==> flow/design.v <==
module fifo_sync #(
    parameter DATA_WIDTH = 8,
    parameter DEPTH      = 16
)(
    input  wire                  clk,
    input  wire                  rst,
    input  wire                  wr_en,
    input  wire [DATA_WIDTH-1:0] din,
    output wire                  full,
    input  wire                  rd_en,
    output reg  [DATA_WIDTH-1:0] dout,
    output wire                  empty
);
    localparam ADDR_WIDTH = $clog2(DEPTH);
    reg [DATA_WIDTH-1:0]   mem [0:DEPTH-1];
    reg [ADDR_WIDTH-1:0]   wr_ptr;
    reg [ADDR_WIDTH-1:0]   rd_ptr;
    reg [ADDR_WIDTH:0]     count;
    assign full  = (count == DEPTH);
    assign empty = (count == 0);
    always @(posedge clk) begin
        if (rst)
            wr_ptr <= 0;
        else if (wr_en && !full) begin
            mem[wr_ptr]                 <= din;
            wr_ptr                      <= wr_ptr + 1'b1;
        end
    end
    always @(posedge clk) begin
        if (rst) begin
            rd_ptr <= 0;
            dout   <= 0;
        end else if (rd_en && !empty) begin
            dout   <= mem[rd_ptr];
            rd_ptr <= rd_ptr + 1'b1;
        end
    end
    always @(posedge clk) begin
        if (rst) count <= 0;
        else begin
            case ({wr_en && !full, rd_en && !empty})
                2'b10: count <= count + 1'b1;    
                2'b01: count <= count - 1'b1;    
                2'b11: count <= count;           
                default: count <= count;         
            endcase
        end
    end
endmodule
module uart_rx #(
    parameter integer CLOCK_FREQ = 125_000_000,
    parameter integer BAUD_RATE  = 1_953_125  
)(
    input  wire        clk,
    input  wire        rst,
    input  wire        rx,
    output reg  [7:0]  data_out,
    output reg         data_valid
);
    localparam integer TICKS_16X = CLOCK_FREQ / (BAUD_RATE * 16);
    localparam IDLE  = 2'b00;
    localparam START = 2'b01;
    localparam DATA  = 2'b10;
    localparam STOP  = 2'b11;
    reg [1:0]  current_state, next_state;
    reg [31:0] tick_cnt;
    reg [3:0]  sample_cnt;  
    reg [2:0]  bit_cnt;
    reg [7:0]  shift_reg;
    reg [1:0]  rx_sync;
    always @(posedge clk) begin
        if (rst) rx_sync <= 2'b11;
        else     rx_sync <= {rx_sync[0], rx};
    end
    wire rx_s = rx_sync[1];
    always @(posedge clk) begin
        if (rst) current_state <= IDLE;
        else     current_state <= next_state;
    end
    wire tick_done = (tick_cnt == TICKS_16X - 1);
    always @(*) begin
        next_state = current_state;
        case (current_state)
            IDLE: begin
                if (rx_s == 1'b0)  next_state = START;                   
            end
            START: begin
                if (tick_done && sample_cnt == 7 && rx_s == 1'b1)
                    next_state = IDLE;
                else if (tick_done && sample_cnt == 15)
                    next_state = DATA;  
            end
            DATA: begin
                if (tick_done && sample_cnt == 15 && bit_cnt == 7)
                    next_state = STOP;  
            end
            STOP: begin
                if (tick_done && sample_cnt == 15)
                    next_state = IDLE;  
            end
        endcase
    end
    always @(posedge clk) begin
        if (rst) begin
            tick_cnt   <= 0;
            sample_cnt <= 0;
            bit_cnt    <= 0;
            shift_reg  <= 8'b00;
            data_valid <= 1'b0;
            data_out   <= 8'b0;
        end else begin
            data_valid <= 1'b0;
            if (tick_cnt < TICKS_16X - 1) begin
                tick_cnt <= tick_cnt + 1;
            end else begin
                tick_cnt <= 0;
                case (current_state)
                    IDLE: begin
                        sample_cnt <= 0;
                        bit_cnt    <= 0;
                    end
                    START: begin
                        if (sample_cnt == 15) sample_cnt <= 0;
                        else                  sample_cnt <= sample_cnt + 1;
                    end
                    DATA: begin
                        if (sample_cnt == 7) begin
                            shift_reg[bit_cnt] <= rx_s;
                        end
                        if (sample_cnt == 15) begin
                            sample_cnt <= 0;
                            if (bit_cnt == 7) bit_cnt <= 0;
                            else              bit_cnt <= bit_cnt + 1;
                        end else begin
                            sample_cnt <= sample_cnt + 1;
                        end
                    end
                    STOP: begin
                        if (sample_cnt == 15) begin
                            sample_cnt <= 0;
                            data_out   <= shift_reg;
                            data_valid <= 1'b1;
                        end else begin
                            sample_cnt <= sample_cnt + 1;
                        end
                    end
                endcase
            end
        end
    end
endmodule
module uart_tx #(
    parameter integer CLOCK_FREQ = 125_000_000,
    parameter integer BAUD_RATE  = 1_953_125  
)(
    input  wire       clk,
    input  wire       rst,
    input  wire [7:0] data_in,
    input  wire       data_valid,
    output reg        tx,
    output reg        tx_ready
);
    localparam integer TICKS_PER_BIT = CLOCK_FREQ / BAUD_RATE;
    localparam IDLE     = 1'b0;
    localparam ACTIVE   = 1'b1;
    reg         current_state, next_state;
    reg [31:0]  tick_cnt;
    reg [3:0]   bit_cnt;      
    reg [9:0]   tx_frame;
    wire        bit_done;
    always @(posedge clk) begin
        if (rst)    current_state <= IDLE;
        else        current_state <= next_state;
    end
    always @(*) begin
        next_state = current_state;
        case (current_state)
            IDLE:   if (data_valid) next_state = ACTIVE;
            ACTIVE: if (bit_done)   next_state = (bit_cnt == 9) ? IDLE : ACTIVE;
        endcase
    end
    always @(posedge clk) begin
        if (rst) begin
            tx         <= 1'b1;
            tx_ready   <= 1'b1;
        end else begin
            case (current_state)
                IDLE: begin
                    tx       <= 1'b1;  
                    tx_ready <= 1'b1;
                    if (data_valid) begin
                        tx_frame <= {1'b1, data_in, 1'b0};
                        tx       <= 1'b0; 
                        bit_cnt  <= 0;
                        tick_cnt <= 0;
                        tx_ready <= 1'b0;
                    end
                end
                ACTIVE: begin
                    if (bit_done) begin
                        tick_cnt <= 0;
                        if (bit_cnt == 9) begin
                            tx      <= 1'b1; 
                        end else begin
                            tx      <= tx_frame[bit_cnt + 1];
                            bit_cnt <= bit_cnt + 1;
                        end
                    end else begin
                        tick_cnt    <= tick_cnt + 1;
                    end
                end
            endcase
        end
    end
    assign bit_done = (tick_cnt == TICKS_PER_BIT - 1);
endmodule
module protocol_handler(
    input wire          clk,
    input wire          rst,
    output reg          rx_rd,
    input  wire         rx_empty,
    input  wire [7:0]   rx_data,
    output reg          tx_wr,
    input  wire         tx_full,
    output reg [7:0]    tx_data,
    input wire          card_OK,     
    input wire [31:0]   UID,         
    input wire          dispensing_active, 
    output reg [4:0]    dispenser_start,
    output reg [3:0]    count_A, count_B, count_C, count_D, count_E,
    input  wire [4:0]   input_ir,
    output reg          led1
);
    localparam CMD_MAX = 32;
    localparam IDLE       = 3'd0;
    localparam FETCH      = 3'd1;
    localparam WAIT_RX    = 3'd2;
    localparam PROCESS    = 3'd3;
    localparam RESPOND    = 3'd4;
    localparam TRANSMIT   = 3'd5;
    localparam WAIT_TX    = 3'd6;
    localparam RFID_SEND  = 3'd7;
    reg [2:0] current_state, next_state;
    reg       system_authorized;          
    reg       session_captured;           
    reg [31:0] session_uid;
    reg       disp_active_prev;
    reg [7:0] rx_buf [0:CMD_MAX-1];
    reg [7:0] tx_buf [0:CMD_MAX-1];
    reg [5:0] rx_len;
    reg [5:0] tx_len;
    reg [5:0] tx_idx;
    wire [7:0] rx_upper = (rx_data >= 8'h61 && rx_data <= 8'h7A) ? (rx_data - 8'h20) : rx_data;
    localparam LOCKOUT   = 200_000;    
    localparam BLINK_BIT = 11;         
    reg [$clog2(LOCKOUT+1)-1:0] lockout_cnt;
    reg [BLINK_BIT:0] blink_timer;
    always @(posedge clk) begin
        if (rst) begin
            current_state    <= IDLE;
            disp_active_prev <= 1'b0;
        end else begin
            current_state    <= next_state;
            disp_active_prev <= dispensing_active;
        end
    end
    always @(*) begin
        next_state = current_state;
        if (card_OK && system_authorized && !session_captured && lockout_cnt == 0 && current_state == IDLE) begin
            next_state = RFID_SEND;
        end 
        else if (disp_active_prev && !dispensing_active && current_state == IDLE) begin
            next_state = RESPOND;
        end
        else begin
            case (current_state)
                IDLE:
                    if (!rx_empty) next_state = FETCH;
                FETCH:
                    next_state = WAIT_RX;
                WAIT_RX:
                    next_state = PROCESS;
                PROCESS: begin
                    if (rx_len == 0 && (rx_upper <= 8'h20)) next_state = IDLE;
                    else if (rx_upper == 8'h0A || rx_upper == 8'h0D) begin
                        if (rx_len == 1 && rx_buf[0] == "T") next_state = RFID_SEND;
                        else next_state = RESPOND;
                    end
                    else if (rx_len >= CMD_MAX) next_state = IDLE;
                    else next_state = IDLE;
                end
                RESPOND:
                    if (tx_len > 0) next_state = TRANSMIT;
                    else            next_state = IDLE;
                RFID_SEND:
                    next_state = TRANSMIT;
                TRANSMIT: begin
                    if (tx_idx < tx_len) begin
                        if (!tx_full) next_state = WAIT_TX;
                        else          next_state = TRANSMIT;
                    end else begin
                        next_state = IDLE;
                    end
                end
                WAIT_TX:
                    next_state = TRANSMIT;
                default: next_state = IDLE;
            endcase
        end
    end
    always @(posedge clk) begin
        if (rst) begin
            rx_rd             <= 1'b0;
            tx_wr             <= 1'b0;
            rx_len            <= 6'd0;
            tx_len            <= 6'd0;
            tx_idx            <= 6'd0;
            system_authorized <= 1'b0;
            session_captured  <= 1'b0;
            led1              <= 1'b0;
            lockout_cnt       <= 0;
            blink_timer       <= 0;
            session_uid       <= 32'h0;
            dispenser_start   <= 5'b00000;
            count_A           <= 4'd0;
            count_B           <= 4'd0;
            count_C           <= 4'd0;
            count_D           <= 4'd0;
            count_E           <= 4'd0;
        end else begin
            rx_rd <= 1'b0;
            tx_wr <= 1'b0;
            if (!system_authorized) begin
                led1        <= 1'b0;
                blink_timer <= 0;
            end else begin
                blink_timer <= blink_timer + 1'b1;
                if (session_captured) begin
                    led1 <= 1'b1;            
                end else begin
                    led1 <= blink_timer[BLINK_BIT];  
                end
            end
            if (lockout_cnt > 0) lockout_cnt <= lockout_cnt - 1;
            case (next_state)
                FETCH: begin
                    rx_rd <= 1'b1;
                end
                PROCESS: begin
                    if (current_state == WAIT_RX) begin
                        if (rx_len < CMD_MAX && rx_upper > 8'h20 && rx_upper != 8'h0A && rx_upper != 8'h0D) begin
                            rx_buf[rx_len] <= rx_upper;
                            rx_len         <= rx_len + 1'b1;
                        end
                    end
                end
                RESPOND: begin
                    tx_len          <= 0;
                    tx_idx          <= 0;
                    dispenser_start <= 5'b00000;
                    if (disp_active_prev && !dispensing_active) begin
						tx_buf[0] <= "D"; 
						tx_buf[1] <= "O"; 
						tx_buf[2] <= "N"; 
						tx_buf[3] <= "E"; 
						tx_buf[4] <= 8'h0A;
						tx_len    <= 5;
                    end
                    else if (rx_len == 5 && rx_buf[0] == "S" && rx_buf[1] == "T" && rx_buf[2] == "A" && rx_buf[3] == "R" && rx_buf[4] == "T") begin
                        system_authorized <= 1'b1;
                        session_captured  <= 1'b0;
                        session_uid       <= 32'h0;
                    end
                    else if (rx_len == 3 && rx_buf[0] == "E" && rx_buf[1] == "N" && rx_buf[2] == "D") begin
						system_authorized <= 1'b0;
						session_captured  <= 1'b0;
						session_uid       <= 32'h0;
						tx_buf[0] <= "S"; 
						tx_buf[1] <= "T"; 
						tx_buf[2] <= "K"; 
						tx_buf[3] <= ":";
						tx_buf[4] <= input_ir[4] ? 8'h31 : 8'h30;
						tx_buf[5] <= input_ir[3] ? 8'h31 : 8'h30;
						tx_buf[6] <= input_ir[2] ? 8'h31 : 8'h30;
						tx_buf[7] <= input_ir[1] ? 8'h31 : 8'h30;
						tx_buf[8] <= input_ir[0] ? 8'h31 : 8'h30;
						tx_buf[9] <= 8'h0A;
						tx_len    <= 10;
                    end
                    else if (system_authorized) begin
                        if (rx_len == 4 && rx_buf[0] == "P" && rx_buf[1] == "I" && rx_buf[2] == "N" && rx_buf[3] == "G") begin
							tx_buf[0] <= "P"; 
							tx_buf[1] <= "O"; 
							tx_buf[2] <= "N"; 
							tx_buf[3] <= "G"; 
							tx_buf[4] <= 8'h0A;
							tx_len    <= 5;
                        end
                        else if (rx_len == 14 && rx_buf[0] == "M" && rx_buf[1] == "E" && rx_buf[2] == "D" && !dispensing_active) begin
							count_A <= rx_buf[5] - 8'h30; 
							count_B <= rx_buf[7] - 8'h30; 
							count_C <= rx_buf[9] - 8'h30;
							count_D <= rx_buf[11] - 8'h30; 
							count_E <= rx_buf[13] - 8'h30;
							if (rx_buf[5]  > 8'h30) dispenser_start[0] <= 1'b1;
							if (rx_buf[7]  > 8'h30) dispenser_start[1] <= 1'b1;
							if (rx_buf[9]  > 8'h30) dispenser_start[2] <= 1'b1;
							if (rx_buf[11] > 8'h30) dispenser_start[3] <= 1'b1;
							if (rx_buf[13] > 8'h30) dispenser_start[4] <= 1'b1;
							tx_buf[0] <= "D"; 
							tx_buf[1] <= "I"; 
							tx_buf[2] <= "S"; 
							tx_buf[3] <= "P"; 
							tx_buf[4] <= "E"; 
							tx_buf[5] <= "N";
							tx_buf[6] <= "S"; 
							tx_buf[7] <= "I"; 
							tx_buf[8] <= "N"; 
							tx_buf[9] <= "G"; 
							tx_buf[10]<= "."; 
							tx_buf[11]<= ".";
							tx_buf[12]<= "."; 
							tx_buf[13]<= 8'h0A;
							tx_len    <= 14;
                        end else begin
                            tx_buf[0] <= "E"; tx_buf[1] <= "R"; tx_buf[2] <= "R"; tx_buf[3] <= 8'h0A;
                            tx_len    <= 4;
                        end
                    end
                    rx_len <= 6'd0;
                end
                RFID_SEND: begin
					session_captured 	<= 1'b1;  
					session_uid      	<= UID;
					tx_buf[0] 			<= "P"; 
					tx_buf[1] 			<= "I"; 
					tx_buf[2] 			<= "D"; 
					tx_buf[3] 			<= ":";
					tx_buf[4] 			<= UID[31:24]; 
					tx_buf[5] 			<= UID[23:16]; 
					tx_buf[6] 			<= UID[15:8]; 
					tx_buf[7] 			<= UID[7:0];
					tx_buf[8] 			<= 8'h0A;
					tx_len    			<= 9;
					tx_idx    			<= 0;
					rx_len    			<= 0;
					lockout_cnt 		<= LOCKOUT;
                end
                WAIT_TX: begin
                    tx_data <= tx_buf[tx_idx];
                    tx_wr   <= 1'b1;
                    tx_idx  <= tx_idx + 1'b1;
                end 
            endcase
        end
    end
endmodule
module uart_controller (
    input  wire         clk,
    input  wire         rst,
    input  wire         rx,
    output wire         tx,
    output wire         led1,
    input  wire [31:0]  UID,
    input  wire         card_OK,
    input  wire [4:0]   ir_status,
    input  wire         dispensing_active,
    output wire [4:0]   dispenser_start,
    output wire [3:0]   count_A, count_B, count_C, count_D, count_E
);
    wire [7:0]  rx_data_raw;
    wire        rx_valid_raw;
    wire [7:0]  rx_fifo_dout;
    wire        rx_fifo_empty;
    wire        rx_fifo_rd;
    wire [7:0]  tx_fifo_din;
    wire        tx_fifo_full;
    wire        tx_wr_en;
    wire [7:0]  tx_fifo_dout;
    wire        tx_fifo_empty;   
    wire        tx_ready;
    reg [1:0] current_state, next_state;
    reg        tx_fifo_rd;     
    reg        tx_data_valid;  
    localparam IDLE       = 2'b00;
    localparam FETCH_FIFO = 2'b01;
    localparam SEND_UART  = 2'b10;
    localparam WAIT_ACK   = 2'b11; 
    always @(posedge clk) begin
        if (rst)    current_state <= IDLE;
        else        current_state <= next_state;
    end
    always @(*) begin
        next_state = current_state;
        case (current_state)
            IDLE: begin
                if (!tx_fifo_empty && tx_ready) next_state = FETCH_FIFO;
            end
            FETCH_FIFO: begin
                next_state = SEND_UART;
            end
            SEND_UART: begin
                next_state = WAIT_ACK;
            end
            WAIT_ACK: begin
                if (!tx_ready) next_state = IDLE;
            end
            default: next_state = IDLE;
        endcase
    end
    always @(posedge clk) begin
        if (rst) begin
            tx_fifo_rd     <= 1'b0;
            tx_data_valid  <= 1'b0;
        end else begin
            tx_fifo_rd     <= 1'b0;
            tx_data_valid  <= 1'b0;
            case (next_state)
                FETCH_FIFO: begin
                    tx_fifo_rd    <= 1'b1; 
                end
                SEND_UART: begin
                    tx_data_valid <= 1'b1; 
                end
            endcase
        end
    end
    uart_rx u_rx (
        .clk        (clk), 
        .rst        (rst), 
        .rx         (rx),
        .data_out   (rx_data_raw), 
        .data_valid (rx_valid_raw)
    );
    fifo_sync rx_fifo (
        .clk        (clk), 
        .rst        (rst),
        .wr_en      (rx_valid_raw), 
        .din        (rx_data_raw),
        .rd_en      (rx_fifo_rd), 
        .dout       (rx_fifo_dout), 
        .empty      (rx_fifo_empty),
        .full       () 
    );
    protocol_handler handler (
        .clk        (clk), 
        .rst        (rst),
        .rx_rd      (rx_fifo_rd), 
        .rx_empty   (rx_fifo_empty), 
        .rx_data    (rx_fifo_dout),
        .tx_wr      (tx_wr_en), 
        .tx_full    (tx_fifo_full), 
        .tx_data    (tx_fifo_din),
        .led1       (led1), 
        .card_OK    (card_OK),
        .UID        (UID),
        .input_ir   (ir_status),
        .dispensing_active      (dispensing_active),
        .dispenser_start        (dispenser_start),
        .count_A                (count_A),
        .count_B                (count_B),
        .count_C                (count_C),
        .count_D                (count_D),
        .count_E                (count_E)
    );
    fifo_sync tx_fifo (
        .clk        (clk), 
        .rst        (rst),
        .wr_en      (tx_wr_en), 
        .din        (tx_fifo_din),
        .rd_en      (tx_fifo_rd), 
        .dout       (tx_fifo_dout), 
        .empty      (tx_fifo_empty),
        .full       (tx_fifo_full)
    );
    uart_tx u_tx (
        .clk        (clk), 
        .rst        (rst),
        .data_in    (tx_fifo_dout), 
        .data_valid (tx_data_valid),
        .tx         (tx), 
        .tx_ready   (tx_ready)
    );
endmodule
module spi_master #(
    parameter DATA_WIDTH = 16,      
    parameter CLK_DIV    = 32,      
    parameter CPOL       = 0,       
    parameter CPHA       = 0,       
    parameter LSB_FIRST  = 0,        
    parameter LEAD_TICKS = 15,
    parameter LAG_TICKS  = 15
)(
    input  wire                   clk,
    input  wire                   rst,
    input  wire                   start,
    input  wire [DATA_WIDTH-1:0]  tx_data,
    output reg  [DATA_WIDTH-1:0]  rx_data,
    output reg                    busy,
    output reg                    sclk,
    output reg                    mosi,
    input  wire                   miso,
    output reg                    cs_n
);
    reg [$clog2(CLK_DIV)-1:0]   clk_cnt;
    reg [$clog2(DATA_WIDTH):0]  bit_cnt;
    reg [DATA_WIDTH-1:0]        shift_reg;
    reg [1:0]                   miso_sync; 
    localparam IDLE     = 2'b00;
    localparam LEAD_IN  = 2'b01;
    localparam TRANSFER = 2'b10;
    localparam DONE     = 2'b11;
    reg [1:0] state;
    always @(posedge clk) miso_sync <= {miso_sync[0], miso};
    wire sample_edge = (CPHA == 0); 
    always @(posedge clk) begin
        if (rst) begin
            state     <= IDLE;
            sclk      <= CPOL;
            cs_n      <= 1;
            mosi      <= 0;
            rx_data   <= 0;
            bit_cnt   <= 0;
            clk_cnt   <= 0;
            shift_reg <= 0;
            busy      <= 0;
        end else begin
            case (state)
                IDLE: begin
                    cs_n    <= 1;
                    sclk    <= CPOL;
                    busy    <= 0;
                    clk_cnt <= 0;
                    if (start) begin
                        state     <= LEAD_IN;
                        shift_reg <= tx_data;
                        busy      <= 1;
                    end
                end
                LEAD_IN: begin
                    cs_n    <= 0;
                    clk_cnt <= clk_cnt + 1;
                    mosi    <= LSB_FIRST ? shift_reg[0] : shift_reg[DATA_WIDTH-1];
                    if (clk_cnt == LEAD_TICKS) begin
                        state   <= TRANSFER;
                        bit_cnt <= DATA_WIDTH;
                        clk_cnt <= 0;
                    end
                end
                TRANSFER: begin
                    if (bit_cnt > 0) begin
                        clk_cnt <= clk_cnt + 1;
                        if (clk_cnt == CLK_DIV/2 - 1) begin
                            sclk <= ~sclk;
                            if (sample_edge) begin
                                shift_reg <= LSB_FIRST ? {miso_sync[1], shift_reg[DATA_WIDTH-1:1]} : {shift_reg[DATA_WIDTH-2:0], miso_sync[1]};
                            end else begin
                                mosi <= LSB_FIRST ? shift_reg[0] : shift_reg[DATA_WIDTH-1];
                            end
                        end 
                        else if (clk_cnt == CLK_DIV - 1) begin
                            sclk    <= ~sclk;
                            clk_cnt <= 0;
                            bit_cnt <= bit_cnt - 1;
                            if (sample_edge) begin
                                if (bit_cnt > 1) 
                                    mosi <= LSB_FIRST ? shift_reg[0] : shift_reg[DATA_WIDTH-1];
                            end else begin
                                shift_reg <= LSB_FIRST ? {miso_sync[1], shift_reg[DATA_WIDTH-1:1]} : {shift_reg[DATA_WIDTH-2:0], miso_sync[1]};
                            end
                        end
                    end else begin
                        state   <= DONE;
                        clk_cnt <= 0;
                        rx_data <= shift_reg;
                    end
                end
                DONE: begin
                    clk_cnt <= clk_cnt + 1;
                    if (clk_cnt == LAG_TICKS) begin
                        cs_n    <= 1;
                        sclk    <= CPOL;
                        state   <= IDLE;
                    end
                end
            endcase
        end
    end
endmodule
module rc522 (
    input               clk,             
    input               rst,           
    input               miso,            
    output              sclk,            
    output              mosi,            
    output              cs_n,            
    output reg          nrst_pd,             
    output reg [31:0]   UID,             
    output reg          card_OK          
);
 localparam  	CommandReg              = 8'h01 << 1,    
                ComIEnReg               = 8'h02 << 1,    
                DivIEnReg               = 8'h03 << 1,    
                ComIrqReg               = 8'h04 << 1,    
                DivIrqReg               = 8'h05 << 1,    
                ErrorReg                = 8'h06 << 1,    
                Status1Reg              = 8'h07 << 1,    
                Status2Reg              = 8'h08 << 1,    
                FIFODataReg             = 8'h09 << 1,    
                FIFOLevelReg            = 8'h0A << 1,    
                WaterLevelReg           = 8'h0B << 1,    
                ControlReg              = 8'h0C << 1,    
                BitFramingReg           = 8'h0D << 1,    
                CollReg                 = 8'h0E << 1,    
                ModeReg                 = 8'h11 << 1,    
                TxModeReg               = 8'h12 << 1,    
                RxModeReg               = 8'h13 << 1,    
                TxControlReg            = 8'h14 << 1,    
                TxASKReg                = 8'h15 << 1,    
                TxSelReg                = 8'h16 << 1,    
                RxSelReg                = 8'h17 << 1,    
                RxThresholdReg          = 8'h18 << 1,    
                DemodReg                = 8'h19 << 1,    
                MfTxReg                 = 8'h1C << 1,    
                MfRxReg                 = 8'h1D << 1,    
                SerialSpeedReg          = 8'h1F << 1,    
                CRCResultRegH           = 8'h21 << 1,    
                CRCResultRegL           = 8'h22 << 1,
                ModWidthReg             = 8'h24 << 1,    
                RFCfgReg                = 8'h26 << 1,    
                GsNReg                  = 8'h27 << 1,    
                CWGsPReg                = 8'h28 << 1,    
                ModGsPReg               = 8'h29 << 1,    
                TModeReg                = 8'h2A << 1,    
                TPrescalerReg           = 8'h2B << 1,    
                TReloadRegH             = 8'h2C << 1,    
                TReloadRegL             = 8'h2D << 1,
                TCounterValueRegH       = 8'h2E << 1,    
                TCounterValueRegL       = 8'h2F << 1,
                TestSel1Reg             = 8'h31 << 1,    
                TestSel2Reg             = 8'h32 << 1,    
                TestPinEnReg            = 8'h33 << 1,    
                TestPinValueReg         = 8'h34 << 1,    
                TestBusReg              = 8'h35 << 1,    
                AutoTestReg             = 8'h36 << 1,    
                VersionReg              = 8'h37 << 1,    
                AnalogTestReg           = 8'h38 << 1,    
                TestDAC1Reg             = 8'h39 << 1,    
                TestDAC2Reg             = 8'h3A << 1,    
                TestADCReg              = 8'h3B << 1;    
    localparam  PCD_Idle                = 8'h00,         
                PCD_Mem                 = 8'h01,         
                PCD_GenerateRandomID    = 8'h02,         
                PCD_CalcCRC             = 8'h03,         
                PCD_Transmit            = 8'h04,         
                PCD_NoCmdChange         = 8'h07,         
                PCD_Receive             = 8'h08,         
                PCD_Transceive          = 8'h0C,         
                PCD_MFAuthent           = 8'h0E,         
                PCD_SoftReset           = 8'h0F;         
    localparam  PICC_CMD_REQA           = 8'h26,         
                PICC_CMD_WUPA          = 8'h52,          
		PICC_CMD_CT            = 8'h88,          
                PICC_CMD_SEL_CL1       = 8'h93,          
                PICC_CMD_SEL_CL2       = 8'h95,          
                UltraPICC_CMD_SEL_CL3       = 8'h97,          
		PICC_CMD_HLTA          = 8'h50,          
                PICC_CMD_RATS          = 8'hE0,          
                PICC_CMD_MF_AUTH_KEY_A = 8'h60,          
                PICC_CMD_MF_AUTH_KEY_B = 8'h61,          
                PICC_CMD_MF_READ       = 8'h30,          
                PICC_CMD_MF_WRITE      = 8'hA0,          
                PICC_CMD_MF_DECREMENT  = 8'hC0,          
                PICC_CMD_MF_INCREMENT  = 8'hC1,          
                PICC_CMD_MF_RESTORE    = 8'hC2,          
                PICC_CMD_MF_TRANSFER   = 8'hB0,          
                PICC_CMD_UL_WRITE      = 8'hA2;          
    reg         spi_start;  
    reg [15:0]  data_tx;    
    wire [15:0] data_rx;    
    wire        spi_busy;	 
    reg         new_card;	 
    spi_master #(
        .DATA_WIDTH     (16),
        .CLK_DIV        (32),
        .CPOL           (0),
        .CPHA           (0),
        .LEAD_TICKS     (15),
        .LAG_TICKS      (15)
    ) spi_module (
        .clk            (clk),
        .rst            (rst),
        .start          (spi_start),
        .tx_data        (data_tx),
        .rx_data        (data_rx),
        .sclk           (sclk),
        .mosi           (mosi),
        .miso           (miso),
        .cs_n           (cs_n),
        .busy           (spi_busy)
    );
    localparam  STEP_BITS = 10;          
    reg [31:0]  cnt;					 
    reg [2:0]   cnt_2; 					 
    reg [7:0]   FIFOLevelReg_Value;	 
    reg [7:0]   BCC;					 
    reg [9:0] instr_step;  
    task spi_write;
        input [7:0] reg_addr;
        input [7:0] value;
        begin
            spi_start   <= 1;
            data_tx     <= {reg_addr, value};	 
        end										 
    endtask
    task spi_read;
        input [7:0] reg_addr;
        begin
            spi_start   <= 1;							 
            data_tx     <= {reg_addr | 8'h80, 8'h00};	 
        end
    endtask
    always @(posedge clk) begin
        if (rst) begin
            instr_step      <= 0;
            spi_start       <= 0;
            nrst_pd             <= 1;   				 
            UID             <= 32'h00000000;
            cnt             <= 0;
            cnt_2           <= 0;
            new_card        <= 0;
            card_OK         <= 0;
        end else begin													 
            if  (&cnt[4:0] && spi_start)                                     
                spi_start   <= 0;											
            if  (&cnt[STEP_BITS-1:0] && ~spi_busy) begin                              
                case (instr_step)											 
                    1:  nrst_pd <= 0;                                            
                    2:  nrst_pd <= 1;                                            
                    50: spi_write (TxModeReg,       8'h00);                  
                    51: spi_write (RxModeReg,       8'h00);                  
                    52: spi_write (ModWidthReg,     8'h26);                  
                    53: spi_write (TModeReg,        8'h80);                  
                    54: spi_write (TPrescalerReg,   8'hA9);            
                    55: spi_write (TReloadRegH,     8'h03);
                    56: spi_write (TReloadRegL,     8'hE8);
                    57: spi_write (TxASKReg,        8'h40);                  
                    58: spi_write (ModeReg,         8'h3D);                  
                    59: spi_read  (TxControlReg);							 
                    60: spi_write (TxControlReg,    8'h03 | data_rx[7:0]);        
                    62: spi_write (CommandReg,      PCD_Idle);               
                    63: spi_write (ComIrqReg,       8'h7F);                  
                    64: spi_write (FIFOLevelReg,    8'h80);                  
                    65: spi_write (FIFODataReg,     PICC_CMD_REQA);          
                    66: spi_write (BitFramingReg,   8'h07);                  
                    67: spi_write (CommandReg,      PCD_Transceive);         
                    68: spi_write (BitFramingReg,   8'h87);                  
                    70: spi_read  (ComIrqReg);                               
                    71: if (data_rx[5])                                      
                            new_card <= 1;
                    73: spi_write (FIFOLevelReg,    8'h80);                  
                    74: spi_write (FIFODataReg,     PICC_CMD_SEL_CL1);       
                    75: spi_write (FIFODataReg,     8'h20);
                    76: spi_write (BitFramingReg,   8'h00);                  
                    77: spi_write (CommandReg,      PCD_Transceive);         
                    78: spi_write (BitFramingReg,   8'h80);                  
                    83: spi_read  (FIFOLevelReg);
                    84: FIFOLevelReg_Value <= data_rx[7:0];
                    85: spi_read  (FIFODataReg);
                    86: UID[31:24] <= data_rx[7:0];
                    87: spi_read  (FIFODataReg);
                    88: UID[23:16] <= data_rx[7:0];
                    89: spi_read  (FIFODataReg);
                    90: UID[15:8] <= data_rx[7:0];
                    91: spi_read  (FIFODataReg);
                    92: UID[7:0] <= data_rx[7:0];
                    93: spi_read  (FIFODataReg);
                    94: BCC <= data_rx[7:0];                                     
                    95: new_card <= 0;
                    96: if ((FIFOLevelReg_Value == 5) && (BCC == (UID[31:24] ^ UID[23:16] ^ UID[15:8] ^ UID[7:0])))
                            card_OK <= 1;
                    97: card_OK <= 0;
                endcase
                if (instr_step == 72 && ~new_card) begin  
                    cnt_2 <= cnt_2 + 1;
                    if (cnt_2 == 5) begin
                        cnt_2 <= 0;
                        instr_step <= 62;
                    end else
                        instr_step <= 70;
                end else if (instr_step == 501)
                    instr_step <= 62;
                else
                    instr_step <= instr_step + 1;
            end
            cnt <= cnt + 1;
        end
    end
endmodule
module servo_fsm_unit (
    input  wire clk,             
    input  wire rst,             
    input  wire start_trigger,   
    input  wire [3:0] num_turns, 
    output reg  pwm_out,
    output reg  busy            
);
    localparam FRAME_COUNT = 200;        
    localparam MIN_PULSE   = 20;         
    localparam MAX_PULSE   = 101;        
    localparam STEP        = 5;          
    localparam ONE_SEC     = 2_000;      
    localparam ST_IDLE       = 3'b000;
    localparam ST_PAUSE_LOW  = 3'b001;  
    localparam ST_SWEEP_UP   = 3'b010;
    localparam ST_PAUSE_HIGH = 3'b011;  
    localparam ST_SWEEP_DOWN = 3'b100;
    localparam ST_CHECK      = 3'b101;
    reg [2:0]  state;
    reg [$clog2(FRAME_COUNT)-1:0] counter;
    reg [$clog2(FRAME_COUNT)-1:0] pulse_width;
    reg [3:0]  current_turn;
    reg [$clog2(ONE_SEC)-1:0] wait_counter; 
    reg start_reg;
    wire start_edge = (start_trigger && !start_reg);
    always @(posedge clk) begin
        if (rst) begin
            state <= ST_IDLE;
            counter <= 0;
            pulse_width <= MIN_PULSE;
            current_turn <= 0;
            pwm_out <= 0;
            busy <= 0;
            start_reg <= 0;
            wait_counter <= 0;
        end else begin
            start_reg <= start_trigger;
            if (counter >= FRAME_COUNT - 1) counter <= 0;
            else counter <= counter + 1;
            pwm_out <= (counter < pulse_width);
            case (state)
                ST_IDLE: begin
                    busy <= 0;
                    current_turn <= 0;
                    pulse_width <= MIN_PULSE;
                    if (start_edge && num_turns > 0) begin
                        state <= ST_PAUSE_LOW;
                        busy <= 1;
                        wait_counter <= 0;
                    end
                end
                ST_PAUSE_LOW: begin
                    pulse_width <= MIN_PULSE;
                    if (wait_counter >= ONE_SEC - 1) begin
                        state <= ST_SWEEP_UP;
                        wait_counter <= 0;
                    end else begin
                        wait_counter <= wait_counter + 1;
                    end
                end
                ST_SWEEP_UP: begin
                    if (counter == 0) begin 
                        if (pulse_width >= MAX_PULSE) begin
                            state <= ST_PAUSE_HIGH;
                            wait_counter <= 0;
                        end else begin
                            pulse_width <= pulse_width + STEP;
                        end
                    end
                end
                ST_PAUSE_HIGH: begin
                    pulse_width <= MAX_PULSE;
                    if (wait_counter >= ONE_SEC - 1) begin
                        state <= ST_SWEEP_DOWN;
                        wait_counter <= 0;
                    end else begin
                        wait_counter <= wait_counter + 1;
                    end
                end
                ST_SWEEP_DOWN: begin
                    if (counter == 0) begin
                        if (pulse_width <= MIN_PULSE) begin
                            state <= ST_CHECK;
                        end else begin
                            pulse_width <= pulse_width - STEP;
                        end
                    end
                end
                ST_CHECK: begin
                    if (current_turn + 1 >= num_turns) begin
                        state <= ST_IDLE;
                    end else begin
                        current_turn <= current_turn + 1;
                        state <= ST_PAUSE_LOW;
                        wait_counter <= 0;
                    end
                end
                default: state <= ST_IDLE;
            endcase
        end
    end
endmodule
module servo_fsm_unit_anticlockwise (
    input  wire clk,             
    input  wire rst,             
    input  wire start_trigger,   
    input  wire [3:0] num_turns, 
    output reg  pwm_out,
    output reg  busy            
);
    localparam FRAME_COUNT = 200;        
    localparam MIN_PULSE   = 20;         
    localparam START_PULSE = 98;         
    localparam STEP        = 5;          
    localparam ONE_SEC     = 2_000;      
    localparam ST_IDLE        = 3'b000;
    localparam ST_PAUSE_START = 3'b001;  
    localparam ST_SWEEP_DOWN  = 3'b010;  
    localparam ST_PAUSE_MIN   = 3'b011;  
    localparam ST_SWEEP_UP    = 3'b100;  
    localparam ST_CHECK       = 3'b101;
    reg [2:0]  state;
    reg [$clog2(FRAME_COUNT)-1:0] counter;
    reg [$clog2(FRAME_COUNT)-1:0] pulse_width;
    reg [3:0]  current_turn;
    reg [$clog2(ONE_SEC)-1:0] wait_counter; 
    reg start_reg;
    wire start_edge = (start_trigger && !start_reg);
    always @(posedge clk) begin
        if (rst) begin
            state <= ST_IDLE;
            counter <= 0;
            pulse_width <= START_PULSE; 
            current_turn <= 0;
            pwm_out <= 0;
            busy <= 0;
            start_reg <= 0;
            wait_counter <= 0;
        end else begin
            start_reg <= start_trigger;
            if (counter >= FRAME_COUNT - 1) counter <= 0;
            else counter <= counter + 1;
            pwm_out <= (counter < pulse_width);
            case (state)
                ST_IDLE: begin
                    busy <= 0;
                    current_turn <= 0;
                    pulse_width <= START_PULSE; 
                    if (start_edge && num_turns > 0) begin
                        state <= ST_PAUSE_START;
                        busy <= 1;
                        wait_counter <= 0;
                    end
                end
                ST_PAUSE_START: begin
                    pulse_width <= START_PULSE;
                    if (wait_counter >= ONE_SEC - 1) begin
                        state <= ST_SWEEP_DOWN;
                        wait_counter <= 0;
                    end else begin
                        wait_counter <= wait_counter + 1;
                    end
                end
                ST_SWEEP_DOWN: begin
                    if (counter == 0) begin 
                        if (pulse_width <= MIN_PULSE) begin
                            state <= ST_PAUSE_MIN;
                            wait_counter <= 0;
                        end else begin
                            pulse_width <= pulse_width - STEP;
                        end
                    end
                end
                ST_PAUSE_MIN: begin
                    pulse_width <= MIN_PULSE;
                    if (wait_counter >= ONE_SEC - 1) begin
                        state <= ST_SWEEP_UP;
                        wait_counter <= 0;
                    end else begin
                        wait_counter <= wait_counter + 1;
                    end
                end
                ST_SWEEP_UP: begin
                    if (counter == 0) begin
                        if (pulse_width >= START_PULSE) begin
                            state <= ST_CHECK;
                        end else begin
                            pulse_width <= pulse_width + STEP;
                        end
                    end
                end
                ST_CHECK: begin
                    if (current_turn + 1 >= num_turns) begin
                        state <= ST_IDLE;
                    end else begin
                        current_turn <= current_turn + 1;
                        state <= ST_PAUSE_START; 
                        wait_counter <= 0;
                    end
                end
                default: state <= ST_IDLE;
            endcase
        end
    end
endmodule
module system_top (
    input  wire         clk, 
    input  wire         rst,
    input  wire         rx,
    output wire         tx,
    input  wire         miso,
    output wire         sclk,
    output wire         mosi,
    output wire         cs_n,
    output wire         nrst_pd,
    output wire [4:0]   pwm_servos,  
    input  wire [4:0]   input_ir,
	output wire [4:0] led_busy,
	output wire         led1, led2
);
    wire [31:0] UID;
    wire        card_OK;
    wire [4:0] disp_start;
    wire [3:0] s_count [0:4];   
    wire [4:0] busy_servo;
    wire dispensing_active = |busy_servo;
    assign led2     = dispensing_active;
	assign led_busy = busy_servo;
    rc522 rfid_inst (
        .clk            (clk),
        .rst            (rst),
        .miso           (miso),
        .sclk           (sclk),
        .mosi           (mosi),
        .cs_n           (cs_n),
        .nrst_pd        (nrst_pd),
        .UID            (UID),
        .card_OK        (card_OK)
    );
    wire [3:0] count_A, count_B, count_C, count_D, count_E;
    assign s_count[0] = count_A;
    assign s_count[1] = count_B;
    assign s_count[2] = count_C;
    assign s_count[3] = count_D;
    assign s_count[4] = count_E;
    uart_controller comm_inst(
        .clk            (clk),
        .rst            (rst),
        .rx             (rx),
        .tx             (tx),
        .led1           (led1),
        .UID            (UID),
        .card_OK        (card_OK),
        .ir_status      (input_ir),
        .dispensing_active  (dispensing_active),
        .dispenser_start    (disp_start),
        .count_A        (count_A),
        .count_B        (count_B),
        .count_C        (count_C),
        .count_D        (count_D),
        .count_E        (count_E)
    );
    genvar i;
    generate
        for (i = 1; i < 5; i = i + 1) begin: servo_dispensers
            servo_fsm_unit servo_inst1(
                .clk            (clk),
                .rst            (rst),
                .start_trigger  (disp_start[i]),
                .num_turns      (s_count[i]),
                .pwm_out        (pwm_servos[i]),
                .busy           (busy_servo[i])
            );
        end
    endgenerate
	servo_fsm_unit_anticlockwise servo_inst2(
		.clk            (clk),
		.rst            (rst),
		.start_trigger  (disp_start[0]),
		.num_turns      (s_count[0]),
		.pwm_out        (pwm_servos[0]),
		.busy           (busy_servo[0])
	);
endmodule
# ---- Step by step through the tools: system_top
# Tool output for the design above, in the order of the flow.
# Lines are those of the file above, counted from 1.
# Operators carry their Yosys type and port widths (W data, S select, Z words).
# Library cell names are shortened.
# A cell with - has no value.
dict set report design {
  top {system_top}
  clock {clk}
  cell_library {sky130hd}
  pvt_corner {tt_025C_1v80}
}

# ---- Word-level counts
# Yosys after proc, flatten, opt, wreduce and memory -nomap, before mapping. Print and check cells are not counted.
# Yosys's memory passes give these memory sizes; they may raise the number of words (mostly to a power of two), join words into wider ones and drop unused or constant bits.
dict set report word_totals {
  ff_bits 647
  mem_bits_rw 512
  n_memories 3
  in_bits 9
  output_inout_bits 17
  wordCells 1057
}
dict set report classes {
  add_sub_neg 54
  compare 51
  n_eq 248
  n_shift 3
  n_mux 356
  n_logic 20
  n_reduce_logical 201
}
# memory words width line_no
set memory_table {}
lappend memory_table {comm_inst.handler.rx_buf 32 8 248} ;# reg [7:0] rx_buf [0:CMD_MAX-1];
lappend memory_table {comm_inst.rx_fifo.mem 16 8 15} ;# reg [DATA_WIDTH-1:0]   mem [0:DEPTH-1];
lappend memory_table {comm_inst.tx_fifo.mem 16 8 15}
# op n
set ops {}
lappend ops {{$mux W8} 77}
lappend ops {{$pmux W16 S25} 1}
lappend ops {{$eq A10 B7 Y1 const B} 29}
lappend ops {{$mux W11} 25}
lappend ops {{$pmux W8 S30} 1}
lappend ops {{$pmux W11 S4} 5}
lappend ops {{$ge A32 B4 Y1} 5}
lappend ops {{$pmux W8 S4} 5}
lappend ops {{$pmux W8 S2} 9}
lappend ops {{$mux W3} 45}
lappend ops {{$eq A10 B6 Y1 const B} 13}
lappend ops {{$eq A8 B7 Y1 const B} 15}
lappend ops {{$add A32 B1 Y32 const B} 3}
lappend ops {{$eq A5 B5 Y1 const B} 19}
lappend ops {{$mux W1} 91}
lappend ops {{$pmux W3 S6} 5}
lappend ops {{$ne A2 B1 Y1 const B} 40}
lappend ops {{$mux W5} 16}
lappend ops {{$mux W4} 19}
lappend ops {{$reduce_and A5 Y1} 15}
lappend ops {{$ne A2 B2 Y1 const B} 34}
lappend ops {{$pmux W32 S2} 1}
lappend ops {{$mux W32} 2}
lappend ops {{$eq A3 B3 Y1 const B} 19}
lappend ops {{$reduce_and A7 Y1} 8}
lappend ops {{$pmux W4 S2} 7}
lappend ops {{$add A11 B1 Y11 const B} 5}
lappend ops {{$ge A11 B11 Y1 const B} 5}
# Other operator kinds: 100; their cells: 414.

# ---- Logic depth
# Longest topological path by Yosys (ltp), each cell counted once; first at word level (registers and memories cut), then after technology mapping (sequential cells cut; the memories' decode and read muxes count).
dict set report logic_depth {
  depth_word 14
  ABC_AREA 1
  ltp_mapped 19
  ltp_nobuf 19
}

# ---- After synthesis
# Source: synth_stat.txt of the flow (Yosys; design flattened, memories mapped). It holds for the ABC_AREA given above (unset counts as 0); a run with the other value may have another netlist.
# Totals and module areas in this step are rounded.
dict set report synth_totals {
  cell_count 4829
  yosys_area_um2 44400
  ffs 980
  buf_cells 140
}
# cell_type n type_area_um2
set by_type {}
lappend by_type {edfxtp_1 474 1.42E+04}
lappend by_type {dfxtp_1 506 1.01E+04}
lappend by_type {nor2_1 660 2.48E+03}
lappend by_type {inv_1 638 2.39E+03}
lappend by_type {nand2_1 548 2.06E+03}
lappend by_type {ha_1 161 2.01E+03}
lappend by_type {o21ai_0 325 1626.56}
lappend by_type {a21oi_1 313 1.57E+03}
lappend by_type {nand3_1 206 1.03E+03}
lappend by_type {nor3_1 159 795.763}
lappend by_type {xor2_1 60 525.504}
lappend by_type {nand4_1 74 462.944}
lappend by_type {o221ai_1 51 446.678}
lappend by_type {o211ai_1 55 412.896}
lappend by_type {clkbuf_1 103 386.621}
lappend by_type {nor4_1 60 375.36}
lappend by_type {a211oi_1 44 330.317}
lappend by_type {xnor2_1 37 324.061}
# Other cell types: 50; their cells: 355.

# ---- Path before layout
# Path of least setup slack by OpenSTA after synthesis, without wires, with an ideal clock, recovery checks aside; 20% of the period is set as input and as output delay. Where synthesis merged equal registers, the netlist keeps one of their names.
dict set report synth_timing {
  path_type {input to register}
  from {in rst}
  to {reg comm_inst.handler.tx_buf[5][0]}
  clock_period_ns 8.0
  setup_ns 0.422
  launch_ns 1.600
  t_arrival_ns 3.688
  t_required_ns 7.578
  path_slack_ns 3.890
  path_delay_ns 2.510
  driving_pins 5
  n_path_buf 2
  synth_period_reached_ns 4.11
}
# "path_delay_ns" is the arrival time less input delay plus setup time.
# "driving_pins" counts driving pins, that of a launching flip-flop among them; a cell with two outputs on the path counts twice.
# "synth_period_reached_ns" is the clock period less the worst setup slack; recovery checks do not enter. This is arithmetic on one report: input and output delays are still those of the set period (20% each).
# Between the ends stands the longest chain of elaborated cells between them, by number of cells; it is not shown to be the way that was timed. Of several equally long chains one is given.
# Each line given opens the expression or statement behind the cell; cells for indexed reads and writes are added by Yosys, which also makes memories of some case tables.
# At most two assigning lines are given for a register; there are more.
dict set report synth_via {
  cell_sequence {clkinv_1 clkbuf_1 clkbuf_1 o21ai_0 a21oi_1}
  elab_chain_cells 2
  cone_cells 2
}
# element line_no
set synth_rtl {}
lappend synth_rtl {{from (decl)} 1108} ;# input  wire         rst,
lappend synth_rtl {{$not A1 Y1} -}
lappend synth_rtl {{$reduce_and A7 Y1} -}
lappend synth_rtl {{to (assign)} 383} ;# tx_buf[5] <= input_ir[3] ? 8'h31 : 8'h30;
lappend synth_rtl {{to (assign)} 415} ;# tx_buf[5] <= "N";
lappend synth_rtl {{to (decl)} 249} ;# reg [7:0] tx_buf [0:CMD_MAX-1];

# ---- Worst path after layout
# From the final timing report of entry A: the path of least setup slack in the routed layout; clock arrival at registers is part of the times.
dict set report layout_timing {
  path_type {register to register}
  from {reg comm_inst.rx_fifo.dout[2]}
  to {reg comm_inst.handler.tx_buf[3][6]}
  clock_period_ns 8.0
  setup_ns 0.37
  launch_ns 0.68
  t_arrival_ns 5.30
  t_required_ns 8.32
  path_slack_ns 3.02
  driving_pins 15
  n_path_buf 0
}
# Between the ends stands the longest chain of elaborated cells between them, by number of cells; it is not shown to be the way that was timed. Of several equally long chains one is given.
# At most two assigning lines are given for a register; there are more.
# The path ends at the enable pin of a flip-flop; only ways to that pin are counted.
dict set report layout_via {
  cell_sequence {dfxtp_1 nand2_1 nand2_1 nand3_2 nand3_1 nand2_1 inv_1 nand2_1 nor2_2 nand3_1 nand3_4 nand3_1 nand2_1 nand3_1 nor2_2}
  elab_chain_cells 13
  cone_cells 21
}
# element line_no
set layout_rtl {}
lappend layout_rtl {{from (decl)} 11} ;# output reg  [DATA_WIDTH-1:0] dout,
lappend layout_rtl {{$ge A8 B7 Y1} 253} ;# wire [7:0] rx_upper = (rx_data >= 8'h61 && rx_data <= 8'h7A) ? (rx_data - 8'h20) : rx_data;
lappend layout_rtl {{$logic_and A1 B1 Y1} 253}
lappend layout_rtl {{$mux W8} 253}
lappend layout_rtl {{$eq A8 B4 Y1} 285} ;# else if (rx_upper == 8'h0A || rx_upper == 8'h0D) begin
lappend layout_rtl {{$logic_or A1 B1 Y1} 285}
lappend layout_rtl {{$mux W3} 285}
lappend layout_rtl {{$mux W3} 284} ;# if (rx_len == 0 && (rx_upper <= 8'h20)) next_state = IDLE;
lappend layout_rtl {{$pmux W3 S7} 276} ;# case (current_state)
lappend layout_rtl {{$mux W3} 272} ;# else if (disp_active_prev && !dispensing_active && current_state == IDLE) begin
lappend layout_rtl {{$mux W3} 269} ;# if (card_OK && system_authorized && !session_captured && lockout_cnt == 0 && current_state == IDLE) begin
lappend layout_rtl {{$eq A3 B3 Y1} 345} ;# case (next_state)
lappend layout_rtl {{$ne A3 B3 Y1} -}
lappend layout_rtl {{$reduce_and A4 Y1} -}
lappend layout_rtl {{to (assign)} 365} ;# tx_buf[3] <= "E";
lappend layout_rtl {{to (assign)} 381} ;# tx_buf[3] <= ":";
lappend layout_rtl {{to (decl)} 249} ;# reg [7:0] tx_buf [0:CMD_MAX-1];
# Some nets on the timed path still bear RTL names; the line given drives or declares the net.
# net line_no
set layout_named_nets {}
lappend layout_named_nets {comm_inst.handler.rx_upper[7] 253}

# Flow runs of system_top

Design system_top on sky130hd. What follows are 2 stored runs of the flow, each under its own settings; their order means nothing. The constraints put input and output delay at 20% of the set period each and load the outputs with 0.01 pF.
"achieved_clock_period_ns": clock period set for the run, less the worst setup slack. It is reckoned from that one timing run; input and output delays stay at 20% of the period that was set.
"worst_setup_path_time_ns" means the part of the period allowed to the worst setup path (the constraints hold back 20% at inputs and 20% at outputs) less its slack; where the path has registers, the arrival times of their clocks count too.
"design_power_uw": no workload was simulated; the value follows from the tool's default switching activity.
Values from the reports are rounded here.

# entry A
==> flow/run.sh <==
#!/bin/bash
# the make line also repeats the synthesis and layout settings of config.mk as NAME=value (left out here)
make -C /OpenROAD-flow-scripts/flow DESIGN_CONFIG=/design/flow/config.mk WORK_HOME=/design/flow/orfs CLKGATE_MAP_FILE= finish
==> flow/config.mk <==
export PLATFORM = sky130hd
export DESIGN_NAME = system_top
export DESIGN_NICKNAME = system_top
export VERILOG_FILES = /design/flow/design.v
export SDC_FILE = /design/flow/constraint.sdc
export NUM_CORES = 4
export LEC_CHECK = 0
export ABC_AREA = 1
export CAP_MARGIN = 30
export CELL_PAD_IN_SITES_DETAIL_PLACEMENT = 2
export CELL_PAD_IN_SITES_GLOBAL_PLACEMENT = 1
export CORE_MARGIN = 2
export CORE_UTILIZATION = 40
export CTS_CLUSTER_SIZE = 56
export GPL_ROUTABILITY_DRIVEN = 0
export GPL_TIMING_DRIVEN = 0
export SLEW_MARGIN = 20
export TNS_END_PERCENT = 10
==> flow/constraint.sdc <==
create_clock -name core_clock -period 8.0 [get_ports {clk}]
set_input_delay 1.6000 -clock core_clock [delete_from_list [all_inputs] [get_ports {clk}]]
set_output_delay 1.6000 -clock core_clock [all_outputs]
set_load 0.01 [all_outputs]

==> entry A: results <==
synthesis_area_um2=44400
total_die_area_um2=114000
finalCellArea_um2=50700
finish.utilization_pct=46.0
setup_worst_slack_ns=3.02
setupTns_ns=0.000
final_hold_ws_ns=0.329
design_power_uw=11200
achieved_clock_period_ns=4.982
worst_setup_path_time_ns=4.98
worst_path_kind="register to register"

# entry B
==> flow/run.sh <==
#!/bin/bash
# the make line also repeats the synthesis and layout settings of config.mk as NAME=value (left out here)
make -C /OpenROAD-flow-scripts/flow DESIGN_CONFIG=/design/flow/config.mk WORK_HOME=/design/flow/orfs CLKGATE_MAP_FILE= finish
==> flow/config.mk <==
export PLATFORM = sky130hd
export DESIGN_NAME = system_top
export DESIGN_NICKNAME = system_top
export VERILOG_FILES = /design/flow/design.v
export SDC_FILE = /design/flow/constraint.sdc
export NUM_CORES = 4
export LEC_CHECK = 0
export CAP_MARGIN = 20
export CELL_PAD_IN_SITES_DETAIL_PLACEMENT = 0
export CORE_MARGIN = 2
export CORE_UTILIZATION = 65
export CTS_CLUSTER_DIAMETER = 284
export CTS_CLUSTER_SIZE = 38
export MAX_ROUTING_LAYER = met4
export PLACE_DENSITY = 0.78
export SLEW_MARGIN = 20
==> flow/constraint.sdc <==
create_clock -name core_clock -period 3.52 [get_ports {clk}]
set_input_delay 0.7040 -clock core_clock [delete_from_list [all_inputs] [get_ports {clk}]]
set_output_delay 0.7040 -clock core_clock [all_outputs]
set_load 0.01 [all_outputs]

==> entry B: results <==
synthesis_area_um2=43700
total_die_area_um2=69400
finalCellArea_um2=46000
finish.utilization_pct=68.8
setup_worst_slack_ns=0.246
setupTns_ns=0.000
final_hold_ws_ns=0.347
design_power_uw=17600
achieved_clock_period_ns=3.274
worst_setup_path_time_ns=3.27
worst_path_kind="register to register"
